==> flow/design.v <==
module SR16(
    input                   clk,
    input                   rst_n,
    input [11:0]             in_r,  
    input [11:0]             in_i,  
    output [11:0]            out_r, 
    output [11:0]            out_i  
);
                    parameter LENGTH = 16;
    integer i;
    reg [11:0] r_bus [LENGTH-1:0];
    reg [11:0] i_bus [LENGTH-1:0];
    assign out_r = r_bus[0];
    assign out_i = i_bus[0];
    always@ (posedge clk or negedge rst_n) begin
        if(!rst_n) begin
            for(i = 0; i < LENGTH; i = i+1) begin
                r_bus[i] <= 0;
                i_bus[i] <= 0;
            end
        end
        else begin
            r_bus[LENGTH-1] <= in_r;
            i_bus[LENGTH-1] <= in_i;
            for(i = 0; i < (LENGTH-1); i = i+1) begin
                r_bus[i] <= r_bus[i+1];
                i_bus[i] <= i_bus[i+1];
            end
        end
    end
endmodule
module SR8(
    input                   clk,
    input                   rst_n,
    input [14:0]            in_r,
    input [14:0]            in_i,
    output [14:0]           out_r,
    output [14:0]           out_i
);
                    parameter LENGTH = 8;
    integer i;
    reg [14:0] r_bus [LENGTH-1:0];
    reg [14:0] i_bus [LENGTH-1:0];
    assign out_r = r_bus[0];
    assign out_i = i_bus[0];
    always@ (posedge clk or negedge rst_n) begin
        if(!rst_n) begin
            for(i = 0; i < LENGTH; i = i+1) begin
                r_bus[i] <= 0;
                i_bus[i] <= 0;
            end
        end
        else begin
            r_bus[LENGTH-1] <= in_r;
            i_bus[LENGTH-1] <= in_i;
            for(i = 0; i < (LENGTH-1); i = i+1) begin
                r_bus[i] <= r_bus[i+1];
                i_bus[i] <= i_bus[i+1];
            end
        end
    end
endmodule
module SR4(
    input                   clk,
    input                   rst_n,
    input [15:0]            in_r,
    input [15:0]            in_i,
    output [15:0]           out_r,
    output [15:0]           out_i
);
                    parameter LENGTH = 4;
    integer i;
    reg [15:0] r_bus [LENGTH-1:0];
    reg [15:0] i_bus [LENGTH-1:0];
    assign out_r = r_bus[0];
    assign out_i = i_bus[0];
    always@ (posedge clk or negedge rst_n) begin
        if(!rst_n) begin
            for(i = 0; i < LENGTH; i = i+1) begin
                r_bus[i] <= 0;
                i_bus[i] <= 0;
            end
        end
        else begin
            r_bus[LENGTH-1] <= in_r;
            i_bus[LENGTH-1] <= in_i;
            for(i = 0; i < (LENGTH-1); i = i+1) begin
                r_bus[i] <= r_bus[i+1];
                i_bus[i] <= i_bus[i+1];
            end
        end
    end
endmodule
module SR2(
    input                   clk,
    input                   rst_n,
    input [16:0]            in_r,
    input [16:0]            in_i,
    output [16:0]           out_r,
    output [16:0]           out_i
);
                    parameter LENGTH = 2;
    integer i;
    reg [16:0] r_bus [LENGTH-1:0];
    reg [16:0] i_bus [LENGTH-1:0];
    assign out_r = r_bus[0];
    assign out_i = i_bus[0];
    always@ (posedge clk or negedge rst_n) begin
        if(!rst_n) begin
            for(i = 0; i < LENGTH; i = i+1) begin
                r_bus[i] <= 0;
                i_bus[i] <= 0;
            end
        end
        else begin
            r_bus[LENGTH-1] <= in_r;
            i_bus[LENGTH-1] <= in_i;
            for(i = 0; i < (LENGTH-1); i = i+1) begin
                r_bus[i] <= r_bus[i+1];
                i_bus[i] <= i_bus[i+1];
            end
        end
    end
endmodule
module SR1(
    input                   clk,
    input                   rst_n,
    input [17:0]            in_r,
    input [17:0]            in_i,
    output [17:0]           out_r,
    output [17:0]           out_i
);
                    parameter LENGTH = 1;
    integer i;
    reg [17:0] r_bus [LENGTH-1:0];
    reg [17:0] i_bus [LENGTH-1:0];
    assign out_r = r_bus[0];
    assign out_i = i_bus[0];
    always@ (posedge clk or negedge rst_n) begin
        if(!rst_n) begin
            for(i = 0; i < LENGTH; i = i+1) begin
                r_bus[i] <= 0;
                i_bus[i] <= 0;
            end
        end
        else begin
            r_bus[LENGTH-1] <= in_r;
            i_bus[LENGTH-1] <= in_i;
            for(i = 0; i < (LENGTH-1); i = i+1) begin
                r_bus[i] <= r_bus[i+1];
                i_bus[i] <= i_bus[i+1];
            end
        end
    end
endmodule
module CTRL16(
    input                       clk,
    input                       rst_n,
    input                       valid_i,
    input signed [10:0]          data_in_r,  
    input signed [10:0]          data_in_i,  
    output reg                  valid_o,         
    output reg [1:0]            state,
    output reg signed [10:0]     data_out_r,  
    output reg signed [10:0]     data_out_i,  
    output reg signed [7:0]     WN_r,
    output reg signed [7:0]     WN_i
);
    parameter IDLE      = 2'b00;
    parameter FIRST     = 2'b01;
    parameter SECOND    = 2'b10;
    parameter WAITING   = 2'b11;
    reg [8:0] count, next_count;
    reg [1:0] next_state;
    reg next_valid_o;
    always@(*) begin
        next_count = count;
        next_state = state;
        next_valid_o = valid_o;
        case(state)
            IDLE: begin
                next_count = 0;
                if(valid_i) begin
                    next_state = WAITING;
                    next_count = 1;
                end
            end
            WAITING: begin
                next_count = count + 1;
                if(count == 16) begin
                    next_state = FIRST;
                    next_valid_o = 1;
                end
            end
            FIRST: begin
                next_count = count + 1;
                if(count == 32) begin
                    next_state = SECOND;
                end
            end
            SECOND: begin
                next_count = count + 1;
                if(count == 48) begin
                    if(valid_i) begin
                        next_state = FIRST;
                        next_count = 17;
                    end
                    else begin
                        next_state = IDLE;
                        next_count = 0;
                        next_valid_o = 0;
                    end
                end
            end
        endcase
    end
    always@(*) begin
        case(count)
            33: begin
                WN_r = 8'b01000000;
                WN_i = 8'b00000000;
            end
            34: begin
                WN_r = 8'b00111110;
                WN_i = 8'b11110011;
            end
            35: begin
                WN_r = 8'b00111011;
                WN_i = 8'b11100111;
            end
            36: begin
                WN_r = 8'b00110101;
                WN_i = 8'b11011100;
            end
            37: begin
                WN_r = 8'b00101101;
                WN_i = 8'b11010010;
            end
            38: begin
                WN_r = 8'b00100011;
                WN_i = 8'b11001010;
            end
            39: begin
                WN_r = 8'b00011000;
                WN_i = 8'b11000100;
            end
            40: begin
                WN_r = 8'b00001100;
                WN_i = 8'b11000001;
            end
            41: begin
                WN_r = 8'b00000000;
                WN_i = 8'b11000000;
            end
            42: begin
                WN_r = 8'b11110011;
                WN_i = 8'b11000001;
            end
            43: begin
                WN_r = 8'b11100111;
                WN_i = 8'b11000100;
            end
            44: begin
                WN_r = 8'b11011100;
                WN_i = 8'b11001010;
            end
            45: begin
                WN_r = 8'b11010010;
                WN_i = 8'b11010010;
            end
            46: begin
                WN_r = 8'b11001010;
                WN_i = 8'b11011100;
            end
            47: begin
                WN_r = 8'b11000100;
                WN_i = 8'b11100111;
            end
            48: begin
                WN_r = 8'b11000001;
                WN_i = 8'b11110011;
            end
            default: begin
                WN_r = 8'b00000000;
                WN_i = 8'b00000000;
            end
        endcase
    end
    always@(posedge clk or negedge rst_n) begin
        if(!rst_n) begin
            state <= IDLE;
            count <= 0;
            data_out_r <= 0;
            data_out_i <= 0;
            valid_o <= 0;
        end
        else begin
            state <= next_state;
            count <= next_count;
            data_out_r <= data_in_r;
            data_out_i <= data_in_i;
            valid_o <= next_valid_o;
        end
    end
endmodule
module CTRL8(
    input                       clk,
    input                       rst_n,
    input                       valid_i,
    input signed [13:0]         data_in_r,
    input signed [13:0]         data_in_i,
    output reg                  valid_o,         
    output reg [1:0]            state,
    output reg signed [13:0]    data_out_r,
    output reg signed [13:0]    data_out_i,
    output reg signed [7:0]     WN_r,
    output reg signed [7:0]     WN_i
);
    parameter IDLE      = 2'b00;
    parameter FIRST     = 2'b01;
    parameter SECOND    = 2'b10;
    parameter WAITING   = 2'b11;
    reg [8:0] count, next_count;
    reg [1:0] next_state;
    reg next_valid_o;
    always@(*) begin
        next_count = count;
        next_state = state;
        next_valid_o = valid_o;
        case(state)
            IDLE: begin
                next_count = 0;
                if(valid_i) begin
                    next_state = WAITING;
                    next_count = 1;
                end
            end
            WAITING: begin
                next_count = count + 1;
                if(count == 8) begin
                    next_state = FIRST;
                    next_valid_o = 1;
                end
            end
            FIRST: begin
                next_count = count + 1;
                if(count == 16) begin
                    next_state = SECOND;
                end
            end
            SECOND: begin
                next_count = count + 1;
                if(count == 24) begin
                    if(valid_i) begin
                        next_state = FIRST;
                        next_count = 9;
                    end
                    else begin
                        next_state = IDLE;
                        next_count = 0;
                        next_valid_o = 0;
                    end
                end
            end
        endcase
    end
    always@(*) begin
        case(count)
            17: begin
                WN_r = 8'b01000000;
                WN_i = 8'b00000000;
            end
            18: begin
                WN_r = 8'b00111011;
                WN_i = 8'b11100111;
            end
            19: begin
                WN_r = 8'b00101101;
                WN_i = 8'b11010010;
            end
            20: begin
                WN_r = 8'b00011000;
                WN_i = 8'b11000100;
            end
            21: begin
                WN_r = 8'b00000000;
                WN_i = 8'b11000000;
            end
            22: begin
                WN_r = 8'b11100111;
                WN_i = 8'b11000100;
            end
            23: begin
                WN_r = 8'b11010010;
                WN_i = 8'b11010010;
            end
            24: begin
                WN_r = 8'b11000100;
                WN_i = 8'b11100111;
            end
            default: begin
                WN_r = 8'b00000000;
                WN_i = 8'b00000000;
            end
        endcase
    end
    always@(posedge clk or negedge rst_n) begin
        if(!rst_n) begin
            state <= IDLE;
            count <= 0;
            data_out_r <= 0;
            data_out_i <= 0;
            valid_o <= 0;
        end
        else begin
            state <= next_state;
            count <= next_count;
            data_out_r <= data_in_r;
            data_out_i <= data_in_i;
            valid_o <= next_valid_o;
        end
    end
endmodule
module CTRL4(
    input                       clk,
    input                       rst_n,
    input                       valid_i,
    input signed [14:0]         data_in_r,
    input signed [14:0]         data_in_i,
    output reg                  valid_o,         
    output reg [1:0]            state,
    output reg signed [14:0]    data_out_r,
    output reg signed [14:0]    data_out_i,
    output reg [7:0]            WN_r,
    output reg [7:0]            WN_i
);
    parameter IDLE      = 2'b00;
    parameter FIRST     = 2'b01;
    parameter SECOND    = 2'b10;
    parameter WAITING   = 2'b11;
    parameter ZERO      = 2'b00;
    parameter ONE       = 2'b01;
    parameter TWO       = 2'b10;
    parameter THREE     = 2'b11;
    reg [8:0] count, next_count;
    reg [1:0] next_state;
    reg next_valid_o;
    always@(*) begin
        next_count = count;
        next_state = state;
        next_valid_o = valid_o;
        case(state)
            IDLE: begin
                next_count = 0;
                if(valid_i) begin
                    next_state = WAITING;
                    next_count = 1;
                end
            end
            WAITING: begin
                next_count = count + 1;
                if(count == 4) begin
                    next_state = FIRST;
                    next_valid_o = 1;
                end
            end
            FIRST: begin
                next_count = count + 1;
                if(count == 8) begin
                    next_state = SECOND;
                end
            end
            SECOND: begin
                next_count = count + 1;
                if(count == 12) begin
                    if(valid_i) begin
                        next_state = FIRST;
                        next_count = 5;
                    end
                    else begin
                        next_state = IDLE;
                        next_count = 0;
                        next_valid_o = 0;
                    end
                end
            end
        endcase
    end
    always@(*) begin
        case(count)
            9: begin
                WN_r = 8'b01000000;
                WN_i = 8'b00000000;
            end
            10: begin
                WN_r = 8'b00101101;
                WN_i = 8'b11010010;
            end
            11: begin
                WN_r = 8'b00000000;
                WN_i = 8'b11000000;
            end
            12: begin
                WN_r = 8'b11010010;
                WN_i = 8'b11010010;
            end
            default: begin
                WN_r = 8'b00000000;
                WN_i = 8'b00000000;
            end
        endcase
    end
    always@(posedge clk or negedge rst_n) begin
        if(!rst_n) begin
            state <= IDLE;
            count <= 0;
            data_out_r <= 0;
            data_out_i <= 0;
            valid_o <= 0;
        end
        else begin
            state <= next_state;
            count <= next_count;
            data_out_r <= data_in_r;
            data_out_i <= data_in_i;
            valid_o <= next_valid_o;
        end
    end
endmodule
module CTRL2(
    input                       clk,
    input                       rst_n,
    input                       valid_i,
    input signed [15:0]         data_in_r,
    input signed [15:0]         data_in_i,
    output reg                  valid_o,         
    output reg [1:0]            state,
    output reg signed [15:0]    data_out_r,
    output reg signed [15:0]    data_out_i,
    output reg [1:0]            WN
);
    parameter IDLE      = 2'b00;
    parameter FIRST     = 2'b01;
    parameter SECOND    = 2'b10;
    parameter WAITING   = 2'b11;
    parameter ZERO      = 2'b00;
    parameter ONE       = 2'b01;
    parameter TWO       = 2'b10;
    parameter THREE     = 2'b11;
    reg [8:0] count, next_count;
    reg [1:0] next_state;
    reg next_valid_o;
    always@(*) begin
        next_count = count;
        next_state = state;
        next_valid_o = valid_o;
        case(state)
            IDLE: begin
                next_count = 0;
                if(valid_i) begin
                    next_state = WAITING;
                    next_count = 1;
                end
            end
            WAITING: begin
                next_count = count + 1;
                if(count == 2) begin
                    next_state = FIRST;
                    next_valid_o = 1;
                end
            end
            FIRST: begin
                next_count = count + 1;
                if(count == 4) begin
                    next_state = SECOND;
                end
            end
            SECOND: begin
                next_count = count + 1;
                if(count == 6) begin
                    if(valid_i) begin
                        next_state = FIRST;
                        next_count = 3;
                    end
                    else begin
                        next_state = IDLE;
                        next_count = 0;
                        next_valid_o = 0;
                    end
                end
            end
        endcase
    end
    always@(*) begin
        case(count)
            5:      WN = ZERO;  
            6:      WN = ONE;   
            default: WN = ZERO;
        endcase
    end
    always@(posedge clk or negedge rst_n) begin
        if(!rst_n) begin
            state <= IDLE;
            count <= 0;
            data_out_r <= 0;
            data_out_i <= 0;
            valid_o <= 0;
        end
        else begin
            state <= next_state;
            count <= next_count;
            data_out_r <= data_in_r;
            data_out_i <= data_in_i;
            valid_o <= next_valid_o;
        end
    end
endmodule
module CTRL1(
    input                       clk,
    input                       rst_n,
    input                       valid_i,
    input signed [16:0]         data_in_r,
    input signed [16:0]         data_in_i,
    output reg                  valid_o,         
    output reg [1:0]            state,
    output reg signed [16:0]    data_out_r,
    output reg signed [16:0]    data_out_i
);
    parameter IDLE      = 2'b00;
    parameter FIRST     = 2'b01;
    parameter SECOND    = 2'b10;
    parameter WAITING   = 2'b11;
    reg [8:0] count, next_count;
    reg [1:0] next_state;
    reg next_valid_o;
    always@(*) begin
        next_count = count;
        next_state = state;
        next_valid_o = valid_o;
        case(state)
            IDLE: begin
                next_count = 0;
                if(valid_i) begin
                    next_state = WAITING;
                    next_count = 1;
                end
            end
            WAITING: begin
                next_count = count + 1;
                if(count == 1) begin
                    next_state = FIRST;
                    next_valid_o = 1;
                end
            end
            FIRST: begin
                next_count = count + 1;
                if(count == 2) begin
                    next_state = SECOND;
                end
            end
            SECOND: begin
                next_count = count + 1;
                if(count == 3) begin
                    if(valid_i) begin
                        next_state = FIRST;
                        next_count = 2;
                    end
                    else begin
                        next_state = IDLE;
                        next_count = 0;
                        next_valid_o = 0;
                    end
                end
            end
        endcase
    end
    always@(posedge clk or negedge rst_n) begin
        if(!rst_n) begin
            state <= IDLE;
            count <= 0;
            data_out_r <= 0;
            data_out_i <= 0;
            valid_o <= 0;
        end
        else begin
            state <= next_state;
            count <= next_count;
            data_out_r <= data_in_r;
            data_out_i <= data_in_i;
            valid_o <= next_valid_o;
        end
    end
endmodule
module BUTTERFLY_R2_1(
    input [1:0]                 state,
    input signed [10:0]          A_r,
    input signed [10:0]          A_i,
    input signed [11:0]          B_r,
    input signed [11:0]          B_i,
    input signed [7:0]          WN_r,
    input signed [7:0]          WN_i,
    output reg signed [13:0]    out_r,
    output reg signed [13:0]    out_i,
    output reg signed [11:0]     SR_r,
    output reg signed [11:0]     SR_i
);
    parameter IDLE      = 2'b00;
    parameter FIRST     = 2'b01;
    parameter SECOND    = 2'b10;
    parameter WAITING   = 2'b11;
    wire signed [19:0] mul13, mul24, mul14, mul23;
    wire signed [20:0] tempA, tempB;
    wire signed [11:0] A_ext_r, A_ext_i;
    wire signed [12:0] ApB_r, ApB_i;
    wire signed [12:0] AmB_r, AmB_i;
    assign A_ext_r = {A_r[10], A_r};
    assign A_ext_i = {A_i[10], A_i};
    assign ApB_r = A_ext_r + B_r;
    assign ApB_i = A_ext_i + B_i;
    assign AmB_r = B_r - A_ext_r;
    assign AmB_i = B_i - A_ext_i;
    assign mul13 = B_r * WN_r;
    assign mul24 = B_i * WN_i;
    assign mul14 = B_r * WN_i;
    assign mul23 = B_i * WN_r;
    assign tempA = mul13 - mul24;
    assign tempB = mul14 + mul23;
    always@(*) begin
        case(state)          
            IDLE: begin
                out_r = 0;
                out_i = 0;
                SR_r = 0;
                SR_i = 0;
            end
            WAITING: begin
                out_r = 0;
                out_i = 0;
                SR_r = A_ext_r;
                SR_i = A_ext_i;
            end
            FIRST: begin
                out_r = {ApB_r[12:0], 1'b0};
                out_i = {ApB_i[12:0], 1'b0};
                SR_r = AmB_r[11:0];  
                SR_i = AmB_i[11:0];
            end
            SECOND: begin
                out_r = {tempA[18:5]};
                out_i = {tempB[18:5]};
                SR_r = A_ext_r;
                SR_i = A_ext_i;
            end
            default: begin
                out_r = 0;
                out_i = 0;
                SR_r = 0;
                SR_i = 0;
            end
        endcase
    end
endmodule
module BUTTERFLY_R2_2(
    input [1:0]                 state,
    input signed [13:0]         A_r,
    input signed [13:0]         A_i,
    input signed [14:0]         B_r,
    input signed [14:0]         B_i,
    input signed [7:0]          WN_r,
    input signed [7:0]          WN_i,
    output reg signed [14:0]    out_r,
    output reg signed [14:0]    out_i,
    output reg signed [14:0]    SR_r,
    output reg signed [14:0]    SR_i
);
    parameter IDLE      = 2'b00;
    parameter FIRST     = 2'b01;
    parameter SECOND    = 2'b10;
    parameter WAITING   = 2'b11;
    wire signed [22:0] mul13, mul24, mul14, mul23;
    wire signed [23:0] tempA, tempB;
    assign mul13 = B_r * WN_r;
    assign mul24 = B_i * WN_i;
    assign mul14 = B_r * WN_i;
    assign mul23 = B_i * WN_r;
    assign tempA = mul13 - mul24;
    assign tempB = mul14 + mul23;
    always@(*) begin
        case(state)          
            IDLE: begin
                out_r = 0;
                out_i = 0;
                SR_r = 0;
                SR_i = 0;
            end
            WAITING: begin
                out_r = 0;
                out_i = 0;
                SR_r = {A_r[13], A_r};
                SR_i = {A_i[13], A_i};
            end
            FIRST: begin
                out_r = $signed({A_r[13], A_r}) + B_r;
                out_i = $signed({A_i[13], A_i}) + B_i;
                SR_r = B_r - $signed({A_r[13], A_r});  
                SR_i = B_i - $signed({A_i[13], A_i});
            end
            SECOND: begin
                out_r = tempA[20:6];
                out_i = tempB[20:6];
                SR_r = {A_r[13], A_r};
                SR_i = {A_i[13], A_i};
            end
            default: begin
                out_r = 0;
                out_i = 0;
                SR_r = 0;
                SR_i = 0;
            end
        endcase
    end
endmodule
module BUTTERFLY_R2_3(
    input [1:0]                 state,
    input signed [14:0]         A_r,
    input signed [14:0]         A_i,
    input signed [15:0]         B_r,
    input signed [15:0]         B_i,
    input signed [7:0]          WN_r,
    input signed [7:0]          WN_i,
    output reg signed [15:0]    out_r,
    output reg signed [15:0]    out_i,
    output reg signed [15:0]    SR_r,
    output reg signed [15:0]    SR_i
);
    parameter IDLE      = 2'b00;
    parameter FIRST     = 2'b01;
    parameter SECOND    = 2'b10;
    parameter WAITING   = 2'b11;
    parameter ZERO      = 2'b00;
    parameter ONE       = 2'b01;
    parameter TWO       = 2'b10;
    parameter THREE     = 2'b11;
    wire signed [23:0] mul13, mul24, mul14, mul23;
    wire signed [24:0] tempA, tempB;
    assign mul13 = B_r * WN_r;
    assign mul24 = B_i * WN_i;
    assign mul14 = B_r * WN_i;
    assign mul23 = B_i * WN_r;
    assign tempA = mul13 - mul24;
    assign tempB = mul14 + mul23;
    always@(*) begin
        case(state)          
            IDLE: begin
                out_r = 0;
                out_i = 0;
                SR_r = 0;
                SR_i = 0;
            end
            WAITING: begin
                out_r = 0;
                out_i = 0;
                SR_r = {A_r[14], A_r};
                SR_i = {A_i[14], A_i};
            end
            FIRST: begin
                out_r = $signed({A_r[14], A_r}) + B_r;
                out_i = $signed({A_i[14], A_i}) + B_i;
                SR_r = B_r - $signed({A_r[14], A_r});  
                SR_i = B_i - $signed({A_i[14], A_i});
            end
            SECOND: begin
                out_r = tempA[21:6];
                out_i = tempB[21:6];
                SR_r = {A_r[14], A_r};
                SR_i = {A_i[14], A_i};
            end
            default: begin
                out_r = 0;
                out_i = 0;
                SR_r = 0;
                SR_i = 0;
            end
        endcase
    end
endmodule
module BUTTERFLY_R2_4(
    input [1:0]                 state,
    input signed [15:0]         A_r,
    input signed [15:0]         A_i,
    input signed [16:0]         B_r,
    input signed [16:0]         B_i,
    input [1:0]                 WN,
    output reg signed [16:0]    out_r,
    output reg signed [16:0]    out_i,
    output reg signed [16:0]    SR_r,
    output reg signed [16:0]    SR_i
);
    parameter IDLE      = 2'b00;
    parameter FIRST     = 2'b01;
    parameter SECOND    = 2'b10;
    parameter WAITING   = 2'b11;
    parameter ZERO      = 2'b00;
    parameter ONE       = 2'b01;
    parameter TWO       = 2'b10;
    parameter THREE     = 2'b11;
    wire [16:0] B_r_neg;
    assign B_r_neg = ~B_r + 1;
    always@(*) begin
        case(state)          
            IDLE: begin
                out_r = 0;
                out_i = 0;
                SR_r = 0;
                SR_i = 0;
            end
            WAITING: begin
                out_r = 0;
                out_i = 0;
                SR_r = {A_r[15], A_r};
                SR_i = {A_i[15], A_i};
            end
            FIRST: begin
                out_r = $signed({A_r[15], A_r}) + B_r;
                out_i = $signed({A_i[15], A_i}) + B_i;
                SR_r = B_r - $signed({A_r[15], A_r});  
                SR_i = B_i - $signed({A_i[15], A_i});
            end
            SECOND: begin
                case(WN)
                    ZERO: begin
                        out_r = B_r;
                        out_i = B_i;
                    end
                    ONE: begin
                        out_r = B_i;
                        out_i = B_r_neg;
                    end
                    default: begin
                        out_r = B_r;
                        out_i = B_i;
                    end
                endcase
                SR_r = {A_r[15], A_r};
                SR_i = {A_i[15], A_i};
            end
            default: begin
                out_r = 0;
                out_i = 0;
                SR_r = 0;
                SR_i = 0;
            end
        endcase
    end
endmodule
module BUTTERFLY_R2_5(
    input [1:0]                 state,
    input signed [16:0]         A_r,
    input signed [16:0]         A_i,
    input signed [17:0]         B_r,
    input signed [17:0]         B_i,
    output reg signed [16:0]    out_r,
    output reg signed [16:0]    out_i,
    output reg signed [17:0]    SR_r,
    output reg signed [17:0]    SR_i
);
    parameter IDLE      = 2'b00;
    parameter FIRST     = 2'b01;
    parameter SECOND    = 2'b10;
    parameter WAITING   = 2'b11;
    always@(*) begin
        case(state)          
            IDLE: begin
                out_r = 0;
                out_i = 0;
                SR_r = 0;
                SR_i = 0;
            end
            WAITING: begin
                out_r = 0;
                out_i = 0;
                SR_r = {A_r[16], A_r};
                SR_i = {A_i[16], A_i};
            end
            FIRST: begin
                out_r = $signed({A_r[16], A_r}) + B_r[17:0];
                out_i = $signed({A_i[16], A_i}) + B_i[17:0];
                SR_r = B_r - $signed({A_r[16], A_r});  
                SR_i = B_i - $signed({A_i[16], A_i});
            end
            SECOND: begin
                out_r = B_r[16:0];
                out_i = B_i[16:0];
                SR_r = {A_r[16], A_r};
                SR_i = {A_i[16], A_i};
            end
            default: begin
                out_r = 0;
                out_i = 0;
                SR_r = 0;
                SR_i = 0;
            end
        endcase
    end
endmodule
module STAGE1(
    input                   clk,
    input                   rst_n,
    input                   valid_i,
    input signed [10:0]      data_in_r,
    input signed [10:0]      data_in_i,
    output                  valid_o,
    output signed [13:0]    data_out_r,
    output signed [13:0]    data_out_i
);
    reg  [10:0] data_in_r_r, data_in_i_r;
    reg  valid_i_r;
    wire [1:0] state_bus;
    wire [7:0] WN_r_bus, WN_i_bus;
    wire [11:0] SR_r_bus, SR_i_bus;
    wire [11:0] FB_r_bus, FB_i_bus;
    wire [10:0] data_r_bus, data_i_bus;
    CTRL16 Control_unit(
        .clk(clk),
        .rst_n(rst_n),
        .valid_i(valid_i_r),
        .data_in_r(data_in_r_r),
        .data_in_i(data_in_i_r),
        .valid_o(valid_o),
        .state(state_bus),
        .data_out_r(data_r_bus),
        .data_out_i(data_i_bus),
        .WN_r(WN_r_bus),
        .WN_i(WN_i_bus)
    );
    SR16 shiftregister(
        .clk(clk),
        .rst_n(rst_n),
        .in_r(SR_r_bus),
        .in_i(SR_i_bus),
        .out_r(FB_r_bus),
        .out_i(FB_i_bus)
    );
    BUTTERFLY_R2_1 butterfly(
        .state(state_bus),
        .A_r(data_r_bus),
        .A_i(data_i_bus),
        .B_r(FB_r_bus),
        .B_i(FB_i_bus),
        .WN_r(WN_r_bus),
        .WN_i(WN_i_bus),
        .out_r(data_out_r),
        .out_i(data_out_i),
        .SR_r(SR_r_bus),
        .SR_i(SR_i_bus)
    );
    always@(posedge clk or negedge rst_n) begin
        if(!rst_n) begin
            data_in_r_r <= 0;
            data_in_i_r <= 0;
            valid_i_r <= 0;
        end
        else begin
            data_in_r_r <= data_in_r;
            data_in_i_r <= data_in_i;
            valid_i_r <= valid_i;
        end
    end
endmodule
module STAGE2(
    input                   clk,
    input                   rst_n,
    input                   valid_i,
    input signed [13:0]     data_in_r,
    input signed [13:0]     data_in_i,
    output                  valid_o,
    output signed [14:0]    data_out_r,
    output signed [14:0]    data_out_i
);
    reg  [13:0] data_in_r_r, data_in_i_r;
    reg  valid_i_r;
    wire [1:0] state_bus;
    wire [7:0] WN_r_bus, WN_i_bus;
    wire [14:0] SR_r_bus, SR_i_bus;
    wire [14:0] FB_r_bus, FB_i_bus;
    wire [13:0] data_r_bus, data_i_bus;
    CTRL8 Control_unit(
        .clk(clk),
        .rst_n(rst_n),
        .valid_i(valid_i_r),
        .data_in_r(data_in_r_r),
        .data_in_i(data_in_i_r),
        .valid_o(valid_o),
        .state(state_bus),
        .data_out_r(data_r_bus),
        .data_out_i(data_i_bus),
        .WN_r(WN_r_bus),
        .WN_i(WN_i_bus)
    );
    SR8 shiftregister(
        .clk(clk),
        .rst_n(rst_n),
        .in_r(SR_r_bus),
        .in_i(SR_i_bus),
        .out_r(FB_r_bus),
        .out_i(FB_i_bus)
    );
    BUTTERFLY_R2_2 butterfly(
        .state(state_bus),
        .A_r(data_r_bus),
        .A_i(data_i_bus),
        .B_r(FB_r_bus),
        .B_i(FB_i_bus),
        .WN_r(WN_r_bus),
        .WN_i(WN_i_bus),
        .out_r(data_out_r),
        .out_i(data_out_i),
        .SR_r(SR_r_bus),
        .SR_i(SR_i_bus)
    );
    always@(posedge clk or negedge rst_n) begin
        if(!rst_n) begin
            data_in_r_r <= 0;
            data_in_i_r <= 0;
            valid_i_r <= 0;
        end
        else begin
            data_in_r_r <= data_in_r;
            data_in_i_r <= data_in_i;
            valid_i_r <= valid_i;
        end
    end
endmodule
module STAGE3(
    input                   clk,
    input                   rst_n,
    input                   valid_i,
    input signed [14:0]     data_in_r,
    input signed [14:0]     data_in_i,
    output                  valid_o,
    output signed [15:0]    data_out_r,
    output signed [15:0]    data_out_i
);
    reg  [14:0] data_in_r_r, data_in_i_r;
    reg  valid_i_r;
    wire [1:0] state_bus;
    wire [7:0] WN_r_bus, WN_i_bus;
    wire [15:0] SR_r_bus, SR_i_bus;
    wire [15:0] FB_r_bus, FB_i_bus;
    wire [14:0] data_r_bus, data_i_bus;
    CTRL4 Control_unit(
        .clk(clk),
        .rst_n(rst_n),
        .valid_i(valid_i_r),
        .data_in_r(data_in_r_r),
        .data_in_i(data_in_i_r),
        .valid_o(valid_o),
        .state(state_bus),
        .data_out_r(data_r_bus),
        .data_out_i(data_i_bus),
        .WN_r(WN_r_bus),
        .WN_i(WN_i_bus)
    );
    SR4 shiftregister(
        .clk(clk),
        .rst_n(rst_n),
        .in_r(SR_r_bus),
        .in_i(SR_i_bus),
        .out_r(FB_r_bus),
        .out_i(FB_i_bus)
    );
    BUTTERFLY_R2_3 butterfly(
        .state(state_bus),
        .A_r(data_r_bus),
        .A_i(data_i_bus),
        .B_r(FB_r_bus),
        .B_i(FB_i_bus),
        .WN_r(WN_r_bus),
        .WN_i(WN_i_bus),
        .out_r(data_out_r),
        .out_i(data_out_i),
        .SR_r(SR_r_bus),
        .SR_i(SR_i_bus)
    );
    always@(posedge clk or negedge rst_n) begin
        if(!rst_n) begin
            data_in_r_r <= 0;
            data_in_i_r <= 0;
            valid_i_r <= 0;
        end
        else begin
            data_in_r_r <= data_in_r;
            data_in_i_r <= data_in_i;
            valid_i_r <= valid_i;
        end
    end
endmodule
module STAGE4(
    input                   clk,
    input                   rst_n,
    input                   valid_i,
    input signed [15:0]     data_in_r,
    input signed [15:0]     data_in_i,
    output                  valid_o,
    output signed [16:0]    data_out_r,
    output signed [16:0]    data_out_i
);
    reg  [15:0] data_in_r_r, data_in_i_r;
    reg  valid_i_r;
    wire [1:0] state_bus;
    wire [1:0] WN;
    wire [16:0] SR_r_bus, SR_i_bus;
    wire [16:0] FB_r_bus, FB_i_bus;
    wire [15:0] data_r_bus, data_i_bus;
    CTRL2 Control_unit(
        .clk(clk),
        .rst_n(rst_n),
        .valid_i(valid_i_r),
        .data_in_r(data_in_r_r),
        .data_in_i(data_in_i_r),
        .valid_o(valid_o),
        .state(state_bus),
        .data_out_r(data_r_bus),
        .data_out_i(data_i_bus),
        .WN(WN)
    );
    SR2 shiftregister(
        .clk(clk),
        .rst_n(rst_n),
        .in_r(SR_r_bus),
        .in_i(SR_i_bus),
        .out_r(FB_r_bus),
        .out_i(FB_i_bus)
    );
    BUTTERFLY_R2_4 butterfly(
        .state(state_bus),
        .A_r(data_r_bus),
        .A_i(data_i_bus),
        .B_r(FB_r_bus),
        .B_i(FB_i_bus),
        .WN(WN),
        .out_r(data_out_r),
        .out_i(data_out_i),
        .SR_r(SR_r_bus),
        .SR_i(SR_i_bus)
    );
    always@(posedge clk or negedge rst_n) begin
        if(!rst_n) begin
            data_in_r_r <= 0;
            data_in_i_r <= 0;
            valid_i_r <= 0;
        end
        else begin
            data_in_r_r <= data_in_r;
            data_in_i_r <= data_in_i;
            valid_i_r <= valid_i;
        end
    end
endmodule
module STAGE5(
    input                   clk,
    input                   rst_n,
    input                   valid_i,
    input signed [16:0]     data_in_r,
    input signed [16:0]     data_in_i,
    output                  valid_o,
    output signed [16:0]    data_out_r,
    output signed [16:0]    data_out_i
);
    reg  [16:0] data_in_r_r, data_in_i_r;
    reg  valid_i_r;
    wire [1:0] state_bus;
    wire [17:0] SR_r_bus, SR_i_bus;
    wire [17:0] FB_r_bus, FB_i_bus;
    wire [16:0] data_r_bus, data_i_bus;
    CTRL1 Control_unit(
        .clk(clk),
        .rst_n(rst_n),
        .valid_i(valid_i_r),
        .data_in_r(data_in_r_r),
        .data_in_i(data_in_i_r),
        .valid_o(valid_o),
        .state(state_bus),
        .data_out_r(data_r_bus),
        .data_out_i(data_i_bus)
    );
    SR1 shiftregister(
        .clk(clk),
        .rst_n(rst_n),
        .in_r(SR_r_bus),
        .in_i(SR_i_bus),
        .out_r(FB_r_bus),
        .out_i(FB_i_bus)
    );
    BUTTERFLY_R2_5 butterfly(
        .state(state_bus),
        .A_r(data_r_bus),
        .A_i(data_i_bus),
        .B_r(FB_r_bus),
        .B_i(FB_i_bus),
        .out_r(data_out_r),
        .out_i(data_out_i),
        .SR_r(SR_r_bus),
        .SR_i(SR_i_bus)
    );
    always@(posedge clk or negedge rst_n) begin
        if(!rst_n) begin
            data_in_r_r <= 0;
            data_in_i_r <= 0;
            valid_i_r <= 0;
        end
        else begin
            data_in_r_r <= data_in_r;
            data_in_i_r <= data_in_i;
            valid_i_r <= valid_i;
        end
    end
endmodule
module SORTING(
    clk,
    rst_n,
    start_sorting,
    out_r,
    out_i,
    answer,
    seq
);
input                 clk, rst_n, start_sorting;
input  [16:0]         out_r;
input  [16:0]         out_i;
output [16:0]         answer;
output reg            seq;
integer i, j;
reg [8:0] count, next_count;
reg next_finish;
reg [16:0] answer_moved;
reg start, next_start;
reg [16:0] result[0:63];
reg [16:0] next_result_r[0:31];
reg [16:0] next_result_i[0:31];
assign answer = answer_moved;
always@(*) begin
    next_count = count;
    next_finish = seq;
    next_start = start;
    if(start_sorting || start) begin
        next_count = count + 1; 
        next_start = 1;
    end
    case(count)
        32: answer_moved = result[0];
        33: answer_moved = result[1];
        34: answer_moved = result[2];
        35: answer_moved = result[3];
        36: answer_moved = result[4];
        37: answer_moved = result[5];
        38: answer_moved = result[6];
        39: answer_moved = result[7];
        40: answer_moved = result[8];
        41: answer_moved = result[9];
        42: answer_moved = result[10];
        43: answer_moved = result[11];
        44: answer_moved = result[12];
        45: answer_moved = result[13];
        46: answer_moved = result[14];
        47: answer_moved = result[15];
        48: answer_moved = result[16];
        49: answer_moved = result[17];
        50: answer_moved = result[18];
        51: answer_moved = result[19];
        52: answer_moved = result[20];
        53: answer_moved = result[21];
        54: answer_moved = result[22];
        55: answer_moved = result[23];
        56: answer_moved = result[24];
        57: answer_moved = result[25];
        58: answer_moved = result[26];
        59: answer_moved = result[27];
        60: answer_moved = result[28];
        61: answer_moved = result[29];
        62: answer_moved = result[30];
        63: answer_moved = result[31];
        64: answer_moved = result[32];
        65: answer_moved = result[33];
        66: answer_moved = result[34];
        67: answer_moved = result[35];
        68: answer_moved = result[36];
        69: answer_moved = result[37];
        70: answer_moved = result[38];
        71: answer_moved = result[39];
        72: answer_moved = result[40];
        73: answer_moved = result[41];
        74: answer_moved = result[42];
        75: answer_moved = result[43];
        76: answer_moved = result[44];
        77: answer_moved = result[45];
        78: answer_moved = result[46];
        79: answer_moved = result[47];
        80: answer_moved = result[48];
        81: answer_moved = result[49];
        82: answer_moved = result[50];
        83: answer_moved = result[51];
        84: answer_moved = result[52];
        85: answer_moved = result[53];
        86: answer_moved = result[54];
        87: answer_moved = result[55];
        88: answer_moved = result[56];
        89: answer_moved = result[57];
        90: answer_moved = result[58];
        91: answer_moved = result[59];
        92: answer_moved = result[60];
        93: answer_moved = result[61];
        94: answer_moved = result[62];
        95: answer_moved = result[63];
        default: begin
            answer_moved = 0;
        end    
    endcase
    if(count == 31) next_finish = 1;
    if(count == 95) begin
        next_finish = 0;
        next_start = 0;
        next_count = 0;
    end
end
always@(*) begin
    for (i = 0; i < 32; i = i+1) begin
        next_result_r[i] = result[i];
        next_result_i[i] = result[i+32];
    end
    case(count)
        0 : begin
            if(start_sorting) begin
                next_result_r[0] = out_r;
                next_result_i[0] = out_i;
            end
        end
        1 : begin
            next_result_r[16] = out_r;
            next_result_i[16] = out_i;
        end
        2 : begin
            next_result_r[8] = out_r;
            next_result_i[8] = out_i;
        end
        3 : begin
            next_result_r[24] = out_r;
            next_result_i[24] = out_i;
        end
        4 : begin
            next_result_r[4] = out_r;
            next_result_i[4] = out_i;
        end
        5 : begin
            next_result_r[20] = out_r;
            next_result_i[20] = out_i;
        end
        6 : begin
            next_result_r[12] = out_r;
            next_result_i[12] = out_i;
        end
        7 : begin
            next_result_r[28] = out_r;
            next_result_i[28] = out_i;
        end
        8 : begin
            next_result_r[2] = out_r;
            next_result_i[2] = out_i;
        end
        9 : begin
            next_result_r[18] = out_r;
            next_result_i[18] = out_i;
        end
        10 : begin
            next_result_r[10] = out_r;
            next_result_i[10] = out_i;
        end
        11 : begin
            next_result_r[26] = out_r;
            next_result_i[26] = out_i;
        end
        12 : begin
            next_result_r[6] = out_r;
            next_result_i[6] = out_i;
        end
        13 : begin
            next_result_r[22] = out_r;
            next_result_i[22] = out_i;
        end
        14 : begin
            next_result_r[14] = out_r;
            next_result_i[14] = out_i;
        end
        15 : begin
            next_result_r[30] = out_r;
            next_result_i[30] = out_i;
        end
        16 : begin
            next_result_r[1] = out_r;
            next_result_i[1] = out_i;
        end
        17 : begin
            next_result_r[17] = out_r;
            next_result_i[17] = out_i;
        end
        18 : begin
            next_result_r[9] = out_r;
            next_result_i[9] = out_i;
        end
        19 : begin
            next_result_r[25] = out_r;
            next_result_i[25] = out_i;
        end
        20 : begin
            next_result_r[5] = out_r;
            next_result_i[5] = out_i;
        end
        21 : begin
            next_result_r[21] = out_r;
            next_result_i[21] = out_i;
        end
        22 : begin
            next_result_r[13] = out_r;
            next_result_i[13] = out_i;
        end
        23 : begin
            next_result_r[29] = out_r;
            next_result_i[29] = out_i;
        end
        24 : begin
            next_result_r[3] = out_r;
            next_result_i[3] = out_i;
        end
        25 : begin
            next_result_r[19] = out_r;
            next_result_i[19] = out_i;
        end
        26 : begin
            next_result_r[11] = out_r;
            next_result_i[11] = out_i;
        end
        27 : begin
            next_result_r[27] = out_r;
            next_result_i[27] = out_i;
        end
        28 : begin
            next_result_r[7] = out_r;
            next_result_i[7] = out_i;
        end
        29 : begin
            next_result_r[23] = out_r;
            next_result_i[23] = out_i;
        end
        30 : begin
            next_result_r[15] = out_r;
            next_result_i[15] = out_i;
        end
        31 : begin
            next_result_r[31] = out_r;
            next_result_i[31] = out_i;
        end
        default: begin
            for (i = 0; i < 32; i = i+1) begin
                next_result_r[i] = result[i];
                next_result_i[i] = result[i+32];
            end
        end
    endcase
end
always@(posedge clk or negedge rst_n) begin
    if(!rst_n)begin
        count <= 0;
        seq <= 0;
        start <= 0;
        for (i = 0; i < 32; i = i+1) begin
            result[i] <= 0;
            result[i+32] <= 0;
        end
    end
    else begin
        count <= next_count;
        seq <= next_finish;
        start <= next_start;
        for (i = 0; i < 32; i = i+1) begin
            result[i] <= next_result_r[i];
            result[i+32] <= next_result_i[i];
        end
    end
end
endmodule
module FFT(
    input                   clk,
    input                   rst_n,
    input                   valid_i,
    input signed [10:0]      x_r,
    output                  finish,
    output signed [16:0]    answer
);
    wire [0:3] valid_o_bus;
    wire [13:0] data_r_bus_1, data_i_bus_1;
    wire [14:0] data_r_bus_2, data_i_bus_2;
    wire [15:0] data_r_bus_3, data_i_bus_3;
    wire [16:0] data_r_bus_4, data_i_bus_4;
    wire [16:0] X_r, X_i;
    wire         done;
    STAGE1 stg1(
        .clk(clk),
        .rst_n(rst_n),
        .valid_i(valid_i),
        .data_in_r(x_r),
        .data_in_i(11'd0),
        .valid_o(valid_o_bus[0]),
        .data_out_r(data_r_bus_1),
        .data_out_i(data_i_bus_1)
    );
    STAGE2 stg2(
        .clk(clk),
        .rst_n(rst_n),
        .valid_i(valid_o_bus[0]),
        .data_in_r(data_r_bus_1),
        .data_in_i(data_i_bus_1),
        .valid_o(valid_o_bus[1]),
        .data_out_r(data_r_bus_2),
        .data_out_i(data_i_bus_2)
    );
    STAGE3 stg3(
        .clk(clk),
        .rst_n(rst_n),
        .valid_i(valid_o_bus[1]),
        .data_in_r(data_r_bus_2),
        .data_in_i(data_i_bus_2),
        .valid_o(valid_o_bus[2]),
        .data_out_r(data_r_bus_3),
        .data_out_i(data_i_bus_3)
    );
    STAGE4 stg4(
        .clk(clk),
        .rst_n(rst_n),
        .valid_i(valid_o_bus[2]),
        .data_in_r(data_r_bus_3),
        .data_in_i(data_i_bus_3),
        .valid_o(valid_o_bus[3]),
        .data_out_r(data_r_bus_4),
        .data_out_i(data_i_bus_4)
    );
    STAGE5 stg5(
        .clk(clk),
        .rst_n(rst_n),
        .valid_i(valid_o_bus[3]),
        .data_in_r(data_r_bus_4),
        .data_in_i(data_i_bus_4),
        .valid_o(done),
        .data_out_r(X_r),
        .data_out_i(X_i)
    );
    SORTING sort(
        .clk(clk),
        .rst_n(rst_n),
        .start_sorting(done),
        .out_r(X_r),
        .out_i(X_i),
        .answer(answer),
        .seq(finish)
);
endmodule
# Step by step through the tools: FFT
# The steps from the RTL of FFT to its reports follow in flow order.
# Line numbers count from 1 in the design file above.
# Cell names lack the library's common part.
setup:
  top: "FFT"
  clock_port: "clk"
  lib: "sky130hd"
  corner: "tt_025C_1v80"

# Elaborated design
# Source: Yosys, flattened and elaborated. Widths are those after wreduce. Registers that Yosys merges into a memory's read port (data or address) are not register bits. Print and check cells do not count.
# Memory sizes are those after Yosys's memory passes, which may raise the word count (mostly to a power of two), join words into wider ones and drop unused or constant bits.
classes:
  addsub: 31
  multipliers: 12
  n_eq: 154
  n_mux: 104
  bitwise: 6
  reduce_logical: 44
op_table:
  columns: ["cell", "count"]
  rows:
  - ["17-bit parallel mux with 64-bit select", 1]
  - ["16-bit by 8-bit multiplier with 22-bit output", 4]
  - ["15-bit by 8-bit multiplier with 21-bit output", 4]
  - ["12-bit by 8-bit multiplier with 19-bit output", 4]
  - ["9-bit by 6-bit == test with 1-bit output with constant B", 34]
  - ["17-bit parallel mux with 3-bit select", 6]
  - ["9-bit by 7-bit == test with 1-bit output with constant B", 32]
  - ["16-bit parallel mux with 3-bit select", 4]
  - ["15-bit parallel mux with 3-bit select", 4]
  - ["9-bit by 5-bit == test with 1-bit output with constant B", 19]
  - ["9-bit parallel mux with 3-bit select", 5]
  - ["9-bit by 4-bit == test with 1-bit output with constant B", 14]
  - ["18-bit parallel mux with 3-bit select", 2]
  - ["14-bit parallel mux with 3-bit select", 2]
  - ["9-bit by 3-bit == test with 1-bit output with constant B", 7]
  - ["9-bit 2-to-1 mux", 7]
  - ["9-bit by 1-bit adder with 9-bit output with constant B", 6]
  - ["9-bit by 2-bit == test with 1-bit output with constant B", 5]
  - ["2-bit 2-to-1 mux", 22]
  - ["2-bit OR reduction", 21]
  - ["2-bit inequality test with constant B", 20]
  - ["4-bit AND reduction", 10]
  - ["2-bit parallel mux with 4-bit select", 5]
  - ["18-bit by 17-bit subtractor with 18-bit output", 2]
  - ["12-bit parallel mux with 3-bit select", 1]
  - ["16-bit by 17-bit adder with 17-bit output", 2]
  - ["17-bit by 16-bit subtractor with 17-bit output", 2]
  - ["17-bit adder", 2]
# Other operator kinds: 37; their cells: 104.
word_totals:
  ff_bits: 2290
  mem_bits_ro: 1504
  mem_count: 2
  inputBits: 14
  out_inout_bits: 18
  word_cells: 520
memory_table:
  columns: ["name", "size", "width", "rd", "write_ports", "line_no", "source"]
  rows:
  - ["(no name shown)", 64, 16, 1, 0, 218, "case(count)"]
  - ["(no name shown)", 32, 15, 1, 0, 368, "case(count)"]

# Depth
# Depth = most cells in a row (Yosys ltp): at word level without a register or memory, in the mapped netlist without a sequential cell, where the memories' decode and read muxes count.
depth:
  word_depth: 6
  abc_area: 0
  ltp_mapped: 31
  depth_no_buf: 30

# Synthesis result
# Source: synth_stat.txt of the flow (Yosys; design flattened, memories mapped). It holds for the ABC_AREA given above (unset counts as 0); a run with the other value may have another netlist.
types:
  columns: ["type", "count", "type_area_um2"]
  rows:
  - ["dfrtp_1", 2293, 5.74E+04]
  - ["fa_1", 1065, 2.13E+04]
  - ["ha_1", 723, 9.05E+03]
  - ["nand2_1", 1764, 6621.35]
  - ["o21ai_0", 1258, 6.3E+03]
  - ["inv_1", 1649, 6.19E+03]
  - ["xnor2_1", 318, 2.79E+03]
  - ["and2_1", 428, 2.68E+03]
  - ["clkbuf_1", 680, 2.55E+03]
  - ["nor2_1", 594, 2.23E+03]
  - ["a22oi_1", 282, 2117.03]
  - ["a21oi_1", 320, 1.6E+03]
  - ["a22o_1", 139, 1.22E+03]
  - ["a221oi_1", 136, 1.19E+03]
  - ["xor2_1", 125, 1094.8]
  - ["o31ai_1", 80, 600.576]
  - ["nor3_1", 118, 590.566]
  - ["nand4_1", 91, 569.296]
# Not listed: further types 69, cells in them 1007.
mapped:
  cell_count: 13070
  synth_area_um2: 133276.6
  seq_area_um2: 57511.4
  flip_flops: 2298
  n_buf: 710
# By module: a second synthesis without flattening, with its own total; a netlist apart from the flattened one above.
hier_totals:
  cells_unflattened: 13020
  area_unflattened_um2: 145203.0
# Each row is one instance without its submodules.
by_module:
  columns: ["mod", "n_inst", "cells", "area_um2", "mod_seq_area_um2"]
  rows:
  - ["SORTING", 1, 3490, 47862.2, 27501.4]
  - ["BUTTERFLY_R2_3", 1, 2374, 20095.5, 0.0]
  - ["BUTTERFLY_R2_2", 1, 2265, 19119.6, 0.0]
  - ["BUTTERFLY_R2_1", 1, 1887, 16060.4, 0.0]
  - ["SR16", 1, 384, 9609.2, 9609.2]
  - ["SR8", 1, 240, 6005.8, 6005.8]
  - ["BUTTERFLY_R2_4", 1, 719, 4712.0, 0.0]
  - ["BUTTERFLY_R2_5", 1, 663, 4294.1, 0.0]
  - ["SR4", 1, 128, 3203.1, 3203.1]
  - ["SR2", 1, 68, 1701.6, 1701.6]
  - ["CTRL8", 1, 134, 1650.3, 1001.0]
  - ["CTRL16", 1, 157, 1612.8, 850.8]
  - ["CTRL1", 1, 106, 1567.8, 1151.1]
  - ["CTRL4", 1, 121, 1562.7, 1051.0]
# Further modules, not shown: 8.

# Timing after synthesis
# Source: OpenSTA report_checks on the synthesized netlist (no wires, ideal clock, input and output delay 20% of the period each), path of least setup slack; recovery checks are left aside. Register names are those of the netlist, which keeps one name where synthesis merged equal registers.
synth_timing:
  path_type: "flip-flop to flip-flop"
  from: "register stg2.Control_unit.count[5]"
  to: "register stg3.data_in_i_r[14]"
  tclk_ns: 10.0
  setup_ns: 0.121
  t_first_pin_ns: 0.000
  t_arrival_ns: 7.451
  required_ns: 9.879
  path_slack_ns: 2.428
  path_delay_ns: 7.572
  stages: 24
  n_path_buf: 3
  period_less_setup_slack_ns: 7.572
# "path_delay_ns" is the arrival time less input delay plus setup time.
# "stages" counts driving pins, that of a launching flip-flop among them; a cell with two outputs on the path counts twice.
# "period_less_setup_slack_ns" = period - worst setup slack (recovery checks aside). The figure is calculated, with input and output delays left at 20% of the set period.
# Between the ends stands the longest chain of elaborated cells between them, by number of cells; it is not shown to be the way that was timed. Of several equally long chains one is given.
# A line is the first line of the expression or statement that the cell stems from. Yosys adds cells for indexed reads and writes and turns some case tables into memories.
synth_between:
  cell_sequence: "dfrtp_1 > or4_4 > or2_2 > clkbuf_1 > a21oi_1 > clkbuf_1 > clkbuf_1 > nand2_1 > fa_1 > fa_1 > inv_1 > fa_1 > fa_1 > fa_1 > fa_1 > ha_1 > a21o_1 > a21oi_1 > nor4b_1 > o32ai_2 > o41a_2 > a311o_2 > xnor2_1 > a22o_1"
  elab_chain_len: 5
  cells_between: 6
  cone_lines: 5
  classes_between: "add/sub (1); mul (2); mux (2); reduce/logical (1)"
synth_rtl:
  columns: ["element", "line_no", "source"]
  rows:
  - ["start, declared", 323, "reg [8:0] count, next_count;"]
  - ["start, assigned", 410, "count <= 0;"]
  - ["start, assigned", 417, "count <= next_count;"]
  - ["4-bit logical NOT", 368, "case(count)"]
  - ["16-bit 2-to-1 mux", 368, null]
  - ["15-bit by 8-bit multiplier with 21-bit output", 784, "assign mul14 = B_r * WN_i;"]
  - ["21-bit adder", 787, "assign tempB = mul14 + mul23;"]
  - ["15-bit parallel mux with 3-bit select", 789, "case(state)"]
  - ["end, assigned", 1188, "data_in_i_r <= 0;"]
  - ["end, assigned", 1193, "data_in_i_r <= data_in_i;"]
  - ["end, declared", 1144, "reg  [14:0] data_in_r_r, data_in_i_r;"]

# Path in the finished layout
# Path of least setup slack in the final report of entry B (OpenROAD, finished layout, wires in). Where an end is a register, its clock arrival counts in the times.
layout_timing:
  path_type: "flip-flop to flip-flop"
  from: "register stg1.Control_unit.count[1]"
  to: "register stg2.data_in_r_r[12]"
  tclk_ns: 5.0
  setup_ns: 0.12
  t_first_pin_ns: 0.88
  t_arrival_ns: 7.86
  required_ns: 5.75
  path_slack_ns: -2.10
  stages: 31
  n_path_buf: 4
# Between the ends stands the longest chain of elaborated cells between them, by number of cells; it is not shown to be the way that was timed. Of several equally long chains one is given.
# A memory read counts as a cell of the chain, while the word-level depth stops at memories.
layout_between:
  cell_sequence: "dfrtp_2 > inv_2 > ha_4 > nor3b_4 > buf_4 > o21ai_4 > buf_6 > nor2_4 > buf_6 > and2_4 > fa_1 > inv_2 > fa_1 > fa_1 > fa_1 > fa_1 > inv_2 > fa_1 > inv_2 > ha_4 > o21a_1 > o21ai_4 > a21boi_2 > nand2_1 > nand2_1 > o211ai_1 > buf_4 > a21oi_4 > o41ai_4 > mux2_4 > or3b_1"
  elab_chain_len: 5
  cells_between: 6
  cone_lines: 5
  classes_between: "add/sub (1); mul (2); mux (2); memory (1)"
layout_rtl:
  columns: ["element", "line_no", "source"]
  rows:
  - ["start, declared", 173, "reg [8:0] count, next_count;"]
  - ["start, assigned", 292, "count <= 0;"]
  - ["start, assigned", 299, "count <= next_count;"]
  - ["memory read 64 x 16 bit", 218, "case(count)"]
  - ["16-bit 2-to-1 mux", 218, null]
  - ["12-bit by 8-bit multiplier with 19-bit output", 722, "assign mul13 = B_r * WN_r;"]
  - ["19-bit subtractor", 726, "assign tempA = mul13 - mul24;"]
  - ["14-bit parallel mux with 3-bit select", 729, "case(state)"]
  - ["end, assigned", 1123, "data_in_r_r <= 0;"]
  - ["end, assigned", 1128, "data_in_r_r <= data_in_r;"]
  - ["end, declared", 1080, "reg  [13:0] data_in_r_r, data_in_i_r;"]

# Top module FFT; platform sky130hd; tools Yosys and OpenROAD; 3 stored runs in no particular order. Input and output delays are each 20% of the period that was set; the output load is 0.01 pF.
# "timing.achieved_period_ns" is the run's clock period less its worst setup slack. It is reckoned from that one timing run; input and output delays stay at 20% of the period that was set.
runs:
  - name: "entry A"
    settings:
      ABC_AREA: 1
      CORE_ASPECT_RATIO: 1.08
      CORE_UTILIZATION: 69
      GPL_TIMING_DRIVEN: 1
      MAX_ROUTING_LAYER: "met4"
      MIN_ROUTING_LAYER: "met2"
      PLACE_DENSITY_LB_ADDON: 0.02
      SLEW_MARGIN: 35
      TNS_END_PERCENT: 5
      period_ns: 8.02
      CAP_MARGIN: 20
      CORE_MARGIN: 2
    outcome: "no results, routing failed with GRT-0116"
  - name: "entry B"
    settings:
      ABC_AREA: 0
      CORE_UTILIZATION: 42
      GPL_ROUTABILITY_DRIVEN: 0
      MIN_ROUTING_LAYER: "met1"
      PLACE_DENSITY_LB_ADDON: 0.03
      SETUP_SLACK_MARGIN: 0.11
      SLEW_MARGIN: 40
      period_ns: 5.0
      CAP_MARGIN: 20
      CORE_MARGIN: 2
    results:
      timing.achieved_period_ns: 7.102
      tns_ns: -143.304
      ys_area_um2: 133276.6
      die_area_um2: 321846.0
      setup_ws_ns: -2.102
      cell_area_final_um2: 161466.0
  - name: "entry C"
    settings:
      CELL_PAD_IN_SITES_GLOBAL_PLACEMENT: 1
      CORE_UTILIZATION: 22
      GPL_ROUTABILITY_DRIVEN: 1
      MIN_ROUTING_LAYER: "met2"
      PLACE_DENSITY: 0.36
      SLEW_MARGIN: 35
      period_ns: 15.0
      CAP_MARGIN: 20
      CORE_MARGIN: 2
    results:
      timing.achieved_period_ns: 9.803
      tns_ns: 0.000
      ys_area_um2: 133276.6
      die_area_um2: 612048.0
      setup_ws_ns: 5.197
      cell_area_final_um2: 155041.0
